==> flow/design.v <==
module ComplexALU(
    input wire [31:0] operand1,
    input wire [31:0] operand2,
    input wire [3:0] opcode,
    output reg [31:0] result
);
always @(*) begin
    case(opcode)
        4'b0000: begin 
            result[31:16] = operand1[31:16] + operand2[31:16];
            result[15:0] = operand1[15:0] + operand2[15:0];
        end
        4'b0001: begin 
            result[31:16] = operand1[31:16] - operand2[31:16];
            result[15:0] = operand1[15:0] - operand2[15:0];
        end
        4'b0010: begin  
            result[31:16] = (operand1[31:16] * operand2[31:16]) - (operand1[15:0] * operand2[15:0]);
            result[15:0] = (operand1[31:16] * operand2[15:0]) + (operand1[15:0] *operand2[31:16]);
        end
        default:  
            result = 32'h0;
    endcase
end
endmodule
module RegisterFile(
    input wire clk,
    input wire rst,
    input wire [4:0] read_addr1,
    input wire [4:0] read_addr2,
    input wire [4:0] write_addr,
    input wire write_enable,
    input wire [31:0] write_data,
    output reg [31:0] read_data1,
    output reg [31:0] read_data2
);
reg [31:0] registers [15:0];
integer i;
always @(*) begin
	read_data1 = registers[read_addr1[3:0]];
    read_data2 = registers[read_addr2[3:0]];
end
always @(posedge clk) begin
    if (rst) begin
        for (i = 0; i < 16; i = i + 1)
            registers[i] <= 32'h0;
        registers[0] <= 32'h00010002;  
        registers[1] <= 32'h00030004;  
    end
	else if (write_enable) begin
        registers[write_addr[3:0]] <= write_data;
    end
end
endmodule
module Processor(
    input wire clk,
    input wire rst,
    input wire [15:0] instruction,
    output reg [4:0] pc,
    output wire [31:0] result,
    output wire [31:0] data_1,
    output wire [31:0] data_2
);
RegisterFile reg_file_inst(
    .clk(clk),
    .rst(rst),
    .read_addr1({1'b0, instruction[11:8]}),
    .read_addr2({1'b0, instruction[7:4]}),
    .write_addr({1'b0, instruction[3:0]}),
    .write_enable(1'b1),
    .write_data(result),
    .read_data1(data_1),
    .read_data2(data_2)
);
ComplexALU alu(
    .operand1(data_1),
    .operand2(data_2),
    .opcode(instruction[15:12]),
    .result(result)
);
always @(posedge clk) begin
    if (rst)
        pc <= 5'd0;
    else
        pc <= pc + 1;
end
endmodule
* From RTL to reports: Processor
The steps from the RTL of Processor to its reports follow in flow order. Line numbers count from 1 in the design file above. Operators carry their Yosys type and port widths (W data, S select, Z words). Not given: --
Design: top Processor, clock input clk, standard-cell library sky130hd, library corner tt_025C_1v80

* Elaborated design
Yosys after proc, flatten, opt, wreduce and memory -nomap, before mapping. Enables and synchronous resets that opt folds into registers are not counted as muxes. Memory bits, and registers merged into a memory's read port (data or address), are not among the register bits. Print and check cells are not counted. Equal cells are merged and count once. Memory sizes are those after Yosys's memory passes, which may raise the word count (mostly to a power of two), join words into wider ones and drop unused or constant bits.
Word-level totals: flip-flop bits (word level) 5, bits in latches 0, RAM bits 512, memory bits (read-only) 0, memories 1, bits of input ports 18, output and inout port bits 101, elaborated cells 22
Cells by class: add/subtract/negate cells 7, multipliers 4, div/mod/pow operators 0, magnitude comparators 0, equal/unequal tests 2, shift-type cells 0, multiplexer cells 6, bitwise logic cells 0, reductions and logical operators 1
Memory list:
- reg_file_inst.registers | depth 16, width 32, line 37 | reg [31:0] registers [15:0];
Operators with widths (count):
- $mul A16 B16 Y16 | 4
- $pmux W16 S3 | 2
- $add A16 B16 Y16 | 3
- $sub A16 B16 Y16 | 3
- $mux W32 | 1
- $add A5 B1 Y5 const B | 1
- $eq A4 B1 Y1 const B | 1
- $eq A4 B2 Y1 const B | 1
- $logic_not A4 Y1 | 1
- $mux W4 | 1
- $mux W1 | 2

* Longest topological paths
Longest topological path by Yosys (ltp), each cell counted once; first at word level (registers and memories cut), then after technology mapping (sequential cells cut; the memories' decode and read muxes count).
Depth: depth in word-level cells 4, ABC_AREA 0, gate-level depth with buffers 37, gate-level depth less buffers 31

* After synthesis
The flow's flattened synthesis, as Yosys stat reports it; memories are mapped. The netlist is that of the ABC_AREA named above (0 if unset); the other value can give another one.
Synthesis totals: cell count 3930, chip area (Yosys) 44209.9 um^2, sequential part of the area 15474.8 um^2, mapped flip-flops 517, buffers 256
Cell types:
- sky130_fd_sc_hd__edfxtp_1 | count 512, area in all 1.54E+04 um^2
- sky130_fd_sc_hd__fa_1 | count 374, area in all 7.49E+03 um^2
- sky130_fd_sc_hd__mux4_2 | count 254, area in all 5.72E+03 um^2
- sky130_fd_sc_hd__nor2_1 | count 915, area in all 3.43E+03 um^2
- sky130_fd_sc_hd__ha_1 | count 219, area in all 2.74E+03 um^2
- sky130_fd_sc_hd__inv_1 | count 548, area in all 2.06E+03 um^2
- sky130_fd_sc_hd__xnor2_1 | count 151, area in all 1.32E+03 um^2
- sky130_fd_sc_hd__nand2_1 | count 233, area in all 874.589 um^2
- sky130_fd_sc_hd__clkbuf_1 | count 163, area in all 611.837 um^2
- sky130_fd_sc_hd__a21oi_1 | count 62, area in all 310.298 um^2
- sky130_fd_sc_hd__a221oi_2 | count 20, area in all 300.288 um^2
- sky130_fd_sc_hd__a22o_1 | count 34, area in all 297.786 um^2
- sky130_fd_sc_hd__xor2_1 | count 34, area in all 297.786 um^2
- sky130_fd_sc_hd__mux2i_1 | count 27, area in all 270.259 um^2
- sky130_fd_sc_hd__a22oi_1 | count 34, area in all 255.245 um^2
- sky130_fd_sc_hd__a221oi_4 | count 9, area in all 236.477 um^2
- sky130_fd_sc_hd__buf_6 | count 18, area in all 202.694 um^2
- sky130_fd_sc_hd__mux2_2 | count 18, area in all 202.694 um^2
Not listed: further types 54, cells in them 305. The figures by module come from a second, unflattened synthesis with its own total; it is not the netlist above.
Second synthesis, totals: cells (unflattened synthesis) 3856, area total of the unflattened synthesis 45287.2 um^2
Each row is one instance without its submodules.
By module:
- RegisterFile | times used 1, cells 1688, area 26564.2 um^2, seq. area 15374.7 um^2
- ComplexALU | times used 1, cells 2148, area 18520.3 um^2, seq. area 0.0 um^2
- Processor | times used 1, cells 20, area 202.7 um^2, seq. area 100.1 um^2

* Path before layout
Path of least setup slack by OpenSTA after synthesis, without wires, with an ideal clock, recovery checks aside; 20% of the period is set as input and as output delay. Where synthesis merged equal registers, the netlist keeps one of their names.
Timing after synthesis: path kind in2out, start input instruction[4], end output result[14], clock period 25.0 ns, input delay 5.000 ns, output delay 5.000 ns, time at the first pin 5.000 ns, data arrival time 13.294 ns, required time 20.000 ns, setup slack 6.706 ns, path delay 8.294 ns, stages 35, path buffers 7, synthesis period reached 18.294 ns
"path delay" is the arrival time less input delay plus setup time. At an output port there is no setup time. "stages": output pins that drive a net of the path, with the launching flip-flop's if there is one; two outputs of one cell count as two. "synthesis period reached" is the clock period less the worst setup slack; recovery checks do not enter. This is arithmetic on one report: input and output delays are still those of the set period (20% each). The rows between start and end are the longest chain of elaborated cells between them; the timing report does not say that the signal goes this way. Where chains are equally long, one stands for them. Each line given opens the expression or statement behind the cell; cells for indexed reads and writes are added by Yosys, which also makes memories of some case tables. The chain passes a memory read, where the word-level depth is cut; so it can be longer than that depth.
On the way, after synthesis: cells stage by stage sky130_fd_sc_hd__buf_6 > sky130_fd_sc_hd__buf_8 > sky130_fd_sc_hd__buf_8 > sky130_fd_sc_hd__buf_6 > sky130_fd_sc_hd__mux4_2 > sky130_fd_sc_hd__mux2i_1 > sky130_fd_sc_hd__mux2_2 > sky130_fd_sc_hd__clkbuf_1 > sky130_fd_sc_hd__clkbuf_1 > sky130_fd_sc_hd__nor2_1 > sky130_fd_sc_hd__fa_1 > sky130_fd_sc_hd__inv_1 > sky130_fd_sc_hd__fa_1 > sky130_fd_sc_hd__inv_1 > sky130_fd_sc_hd__fa_1 > sky130_fd_sc_hd__ha_1 > sky130_fd_sc_hd__inv_1 > sky130_fd_sc_hd__fa_1 > sky130_fd_sc_hd__inv_1 > sky130_fd_sc_hd__fa_1 > sky130_fd_sc_hd__inv_1 > sky130_fd_sc_hd__fa_1 > sky130_fd_sc_hd__fa_1 > sky130_fd_sc_hd__inv_1 > sky130_fd_sc_hd__ha_1 > sky130_fd_sc_hd__a21oi_1 > sky130_fd_sc_hd__o21bai_1 > sky130_fd_sc_hd__a21oi_1 > sky130_fd_sc_hd__o21bai_1 > sky130_fd_sc_hd__a21oi_1 > sky130_fd_sc_hd__o21ai_0 > sky130_fd_sc_hd__xor2_1 > sky130_fd_sc_hd__a221oi_1 > sky130_fd_sc_hd__clkbuf_1 > sky130_fd_sc_hd__inv_1, cells in the longest elaborated chain 4, elaborated cells on any way between the ends 7, RTL lines with such cells 5, those cells by class add/sub (3); mul (2); mux (1); memory (1)
RTL lines, path after synthesis:
- from (decl) | line 58 | input wire [15:0] instruction,
- $mem_v2 Z16 W32 | line 37 | reg [31:0] registers [15:0];
- $mul A16 B16 Y16 | line 19 | result[15:0] = (operand1[31:16] * operand2[15:0]) + (operand1[15:0] *operand2[31:16]);
- $add A16 B16 Y16 | line 19
- $pmux W16 S3 | line 8 | case(opcode)
- to (decl) | line 60 | output wire [31:0] result,

* Timing after layout
From the final timing report of stored run 1: the path of least setup slack in the routed layout; clock arrival at registers is part of the times.
Timing post-layout: path kind in2out, start input instruction[4], end output result[14], clock period 23.6 ns, input delay 4.72 ns, output delay 4.72 ns, time at the first pin 4.72 ns, data arrival time 13.62 ns, required time 18.88 ns, setup slack 5.26 ns, stages 38, path buffers 10
The rows between start and end are the longest chain of elaborated cells between them; the timing report does not say that the signal goes this way. Where chains are equally long, one stands for them. The chain passes a memory read, where the word-level depth is cut; so it can be longer than that depth.
On the way, post-layout: cells stage by stage sky130_fd_sc_hd__buf_8 > sky130_fd_sc_hd__buf_12 > sky130_fd_sc_hd__buf_16 > sky130_fd_sc_hd__buf_16 > sky130_fd_sc_hd__buf_12 > sky130_fd_sc_hd__mux4_2 > sky130_fd_sc_hd__mux2i_1 > sky130_fd_sc_hd__mux2_4 > sky130_fd_sc_hd__buf_8 > sky130_fd_sc_hd__buf_8 > sky130_fd_sc_hd__nor2_1 > sky130_fd_sc_hd__fa_1 > sky130_fd_sc_hd__inv_1 > sky130_fd_sc_hd__fa_1 > sky130_fd_sc_hd__inv_1 > sky130_fd_sc_hd__fa_1 > sky130_fd_sc_hd__ha_1 > sky130_fd_sc_hd__inv_1 > [... 2 more ...] > sky130_fd_sc_hd__fa_1 > sky130_fd_sc_hd__inv_1 > sky130_fd_sc_hd__fa_1 > sky130_fd_sc_hd__fa_1 > sky130_fd_sc_hd__inv_1 > sky130_fd_sc_hd__ha_1 > sky130_fd_sc_hd__a21oi_2 > sky130_fd_sc_hd__o21bai_1 > sky130_fd_sc_hd__a21oi_2 > sky130_fd_sc_hd__o21bai_1 > sky130_fd_sc_hd__a21oi_2 > sky130_fd_sc_hd__o21ai_2 > sky130_fd_sc_hd__xor2_2 > sky130_fd_sc_hd__a221oi_2 > sky130_fd_sc_hd__buf_6 > sky130_fd_sc_hd__clkbuf_8 > sky130_fd_sc_hd__inv_1 > sky130_fd_sc_hd__clkdlybuf4s50_1, cells in the longest elaborated chain 4, elaborated cells on any way between the ends 7, RTL lines with such cells 5, those cells by class add/sub (3); mul (2); mux (1); memory (1)
RTL lines, path post-layout:
- from (decl) | line 58 | input wire [15:0] instruction,
- $mem_v2 Z16 W32 | line 37 | reg [31:0] registers [15:0];
- $mul A16 B16 Y16 | line 19 | result[15:0] = (operand1[31:16] * operand2[15:0]) + (operand1[15:0] *operand2[31:16]);
- $add A16 B16 Y16 | line 19
- $pmux W16 S3 | line 8 | case(opcode)
- to (decl) | line 60 | output wire [31:0] result,

Lab notebook: Processor

Settings and measured results of 4 stored flow runs for module Processor (sky130hd), not sorted in any way. The constraints put input and output delay at 20% of the set period each and load the outputs with 0.01 pF.

[stored run 1] flow files
==> flow/run.sh <==
#!/bin/bash
# the make line also repeats the synthesis and layout settings of config.mk as NAME=value (left out here)
make -C /OpenROAD-flow-scripts/flow DESIGN_CONFIG=/design/flow/config.mk WORK_HOME=/design/flow/orfs CLKGATE_MAP_FILE= finish
==> flow/config.mk <==
export PLATFORM = sky130hd
export DESIGN_NAME = Processor
export DESIGN_NICKNAME = Processor
export VERILOG_FILES = /design/flow/design.v
export SDC_FILE = /design/flow/constraint.sdc
export NUM_CORES = 4
export LEC_CHECK = 0
export CAP_MARGIN = 25
export CELL_PAD_IN_SITES_DETAIL_PLACEMENT = 0
export CORE_MARGIN = 2
export CORE_UTILIZATION = 18
export GPL_ROUTABILITY_DRIVEN = 1
export GPL_TIMING_DRIVEN = 0
export PLACE_DENSITY_LB_ADDON = 0.25
export SETUP_SLACK_MARGIN = 5.0
export SLEW_MARGIN = 5
==> flow/constraint.sdc <==
create_clock -name core_clock -period 23.6 [get_ports {clk}]
set_input_delay 4.7200 -clock core_clock [delete_from_list [all_inputs] [get_ports {clk}]]
set_output_delay 4.7200 -clock core_clock [all_outputs]
set_load 0.01 [all_outputs]

[stored run 1] result: worst setup slack after layout 5.257 ns; chip area after synthesis (Yosys) 44209.9 um^2; area inside the die boundary 249590.0 um^2; std-cell area (final layout) 56829.5 um^2

[stored run 2] flow files
==> flow/run.sh <==
#!/bin/bash
# the make line also repeats the synthesis and layout settings of config.mk as NAME=value (left out here)
make -C /OpenROAD-flow-scripts/flow DESIGN_CONFIG=/design/flow/config.mk WORK_HOME=/design/flow/orfs CLKGATE_MAP_FILE= finish
==> flow/config.mk <==
export PLATFORM = sky130hd
export DESIGN_NAME = Processor
export DESIGN_NICKNAME = Processor
export VERILOG_FILES = /design/flow/design.v
export SDC_FILE = /design/flow/constraint.sdc
export NUM_CORES = 4
export LEC_CHECK = 0
export ABC_AREA = 1
export CAP_MARGIN = 15
export CELL_PAD_IN_SITES_GLOBAL_PLACEMENT = 3
export CORE_MARGIN = 10
export CORE_UTILIZATION = 71
export CTS_CLUSTER_DIAMETER = 267
export CTS_CLUSTER_SIZE = 51
export GPL_TIMING_DRIVEN = 0
export MAX_ROUTING_LAYER = met5
export SETUP_SLACK_MARGIN = 5.0
export SLEW_MARGIN = 15
==> flow/constraint.sdc <==
create_clock -name core_clock -period 25.0 [get_ports {clk}]
set_input_delay 5.0000 -clock core_clock [delete_from_list [all_inputs] [get_ports {clk}]]
set_output_delay 5.0000 -clock core_clock [all_outputs]
set_load 0.01 [all_outputs]

[stored run 2] result: no final report: placement broke off with GPL-0301

[stored run 3] flow files
==> flow/run.sh <==
#!/bin/bash
# the make line also repeats the synthesis and layout settings of config.mk as NAME=value (left out here)
make -C /OpenROAD-flow-scripts/flow DESIGN_CONFIG=/design/flow/config.mk WORK_HOME=/design/flow/orfs CLKGATE_MAP_FILE= finish
==> flow/config.mk <==
export PLATFORM = sky130hd
export DESIGN_NAME = Processor
export DESIGN_NICKNAME = Processor
export VERILOG_FILES = /design/flow/design.v
export SDC_FILE = /design/flow/constraint.sdc
export NUM_CORES = 4
export LEC_CHECK = 0
export ABC_AREA = 1
export CAP_MARGIN = 20
export CELL_PAD_IN_SITES_GLOBAL_PLACEMENT = 1
export CORE_MARGIN = 4
export CORE_UTILIZATION = 41
export CTS_CLUSTER_DIAMETER = 213
export CTS_CLUSTER_SIZE = 21
export GPL_ROUTABILITY_DRIVEN = 0
export HOLD_SLACK_MARGIN = 0.05
export MAX_ROUTING_LAYER = met4
export PLACE_DENSITY_LB_ADDON = 0.28
export SETUP_SLACK_MARGIN = 2.81
export SLEW_MARGIN = 20
export TNS_END_PERCENT = 15
==> flow/constraint.sdc <==
create_clock -name core_clock -period 28.1 [get_ports {clk}]
set_input_delay 5.6200 -clock core_clock [delete_from_list [all_inputs] [get_ports {clk}]]
set_output_delay 5.6200 -clock core_clock [all_outputs]
set_load 0.01 [all_outputs]

[stored run 3] result: worst setup slack after layout 6.697 ns; std-cell area (final layout) 51884.8 um^2; area inside the die boundary 125422.0 um^2; chip area after synthesis (Yosys) 49125.9 um^2

[stored run 4] flow files
==> flow/run.sh <==
#!/bin/bash
# the make line also repeats the synthesis and layout settings of config.mk as NAME=value (left out here)
make -C /OpenROAD-flow-scripts/flow DESIGN_CONFIG=/design/flow/config.mk WORK_HOME=/design/flow/orfs CLKGATE_MAP_FILE= finish
==> flow/config.mk <==
export PLATFORM = sky130hd
export DESIGN_NAME = Processor
export DESIGN_NICKNAME = Processor
export VERILOG_FILES = /design/flow/design.v
export SDC_FILE = /design/flow/constraint.sdc
export NUM_CORES = 4
export LEC_CHECK = 0
export ABC_AREA = 1
export CAP_MARGIN = 15
export CELL_PAD_IN_SITES_DETAIL_PLACEMENT = 1
export CELL_PAD_IN_SITES_GLOBAL_PLACEMENT = 3
export CORE_ASPECT_RATIO = 1.78
export CORE_MARGIN = 8
export CORE_UTILIZATION = 71
export CTS_CLUSTER_DIAMETER = 267
export CTS_CLUSTER_SIZE = 20
export GPL_TIMING_DRIVEN = 0
export MAX_ROUTING_LAYER = met4
export SETUP_SLACK_MARGIN = 5.0
export SLEW_MARGIN = 15
==> flow/constraint.sdc <==
create_clock -name core_clock -period 25.0 [get_ports {clk}]
set_input_delay 5.0000 -clock core_clock [delete_from_list [all_inputs] [get_ports {clk}]]
set_output_delay 5.0000 -clock core_clock [all_outputs]
set_load 0.01 [all_outputs]

[stored run 4] result: no final report: placement broke off with GPL-0301
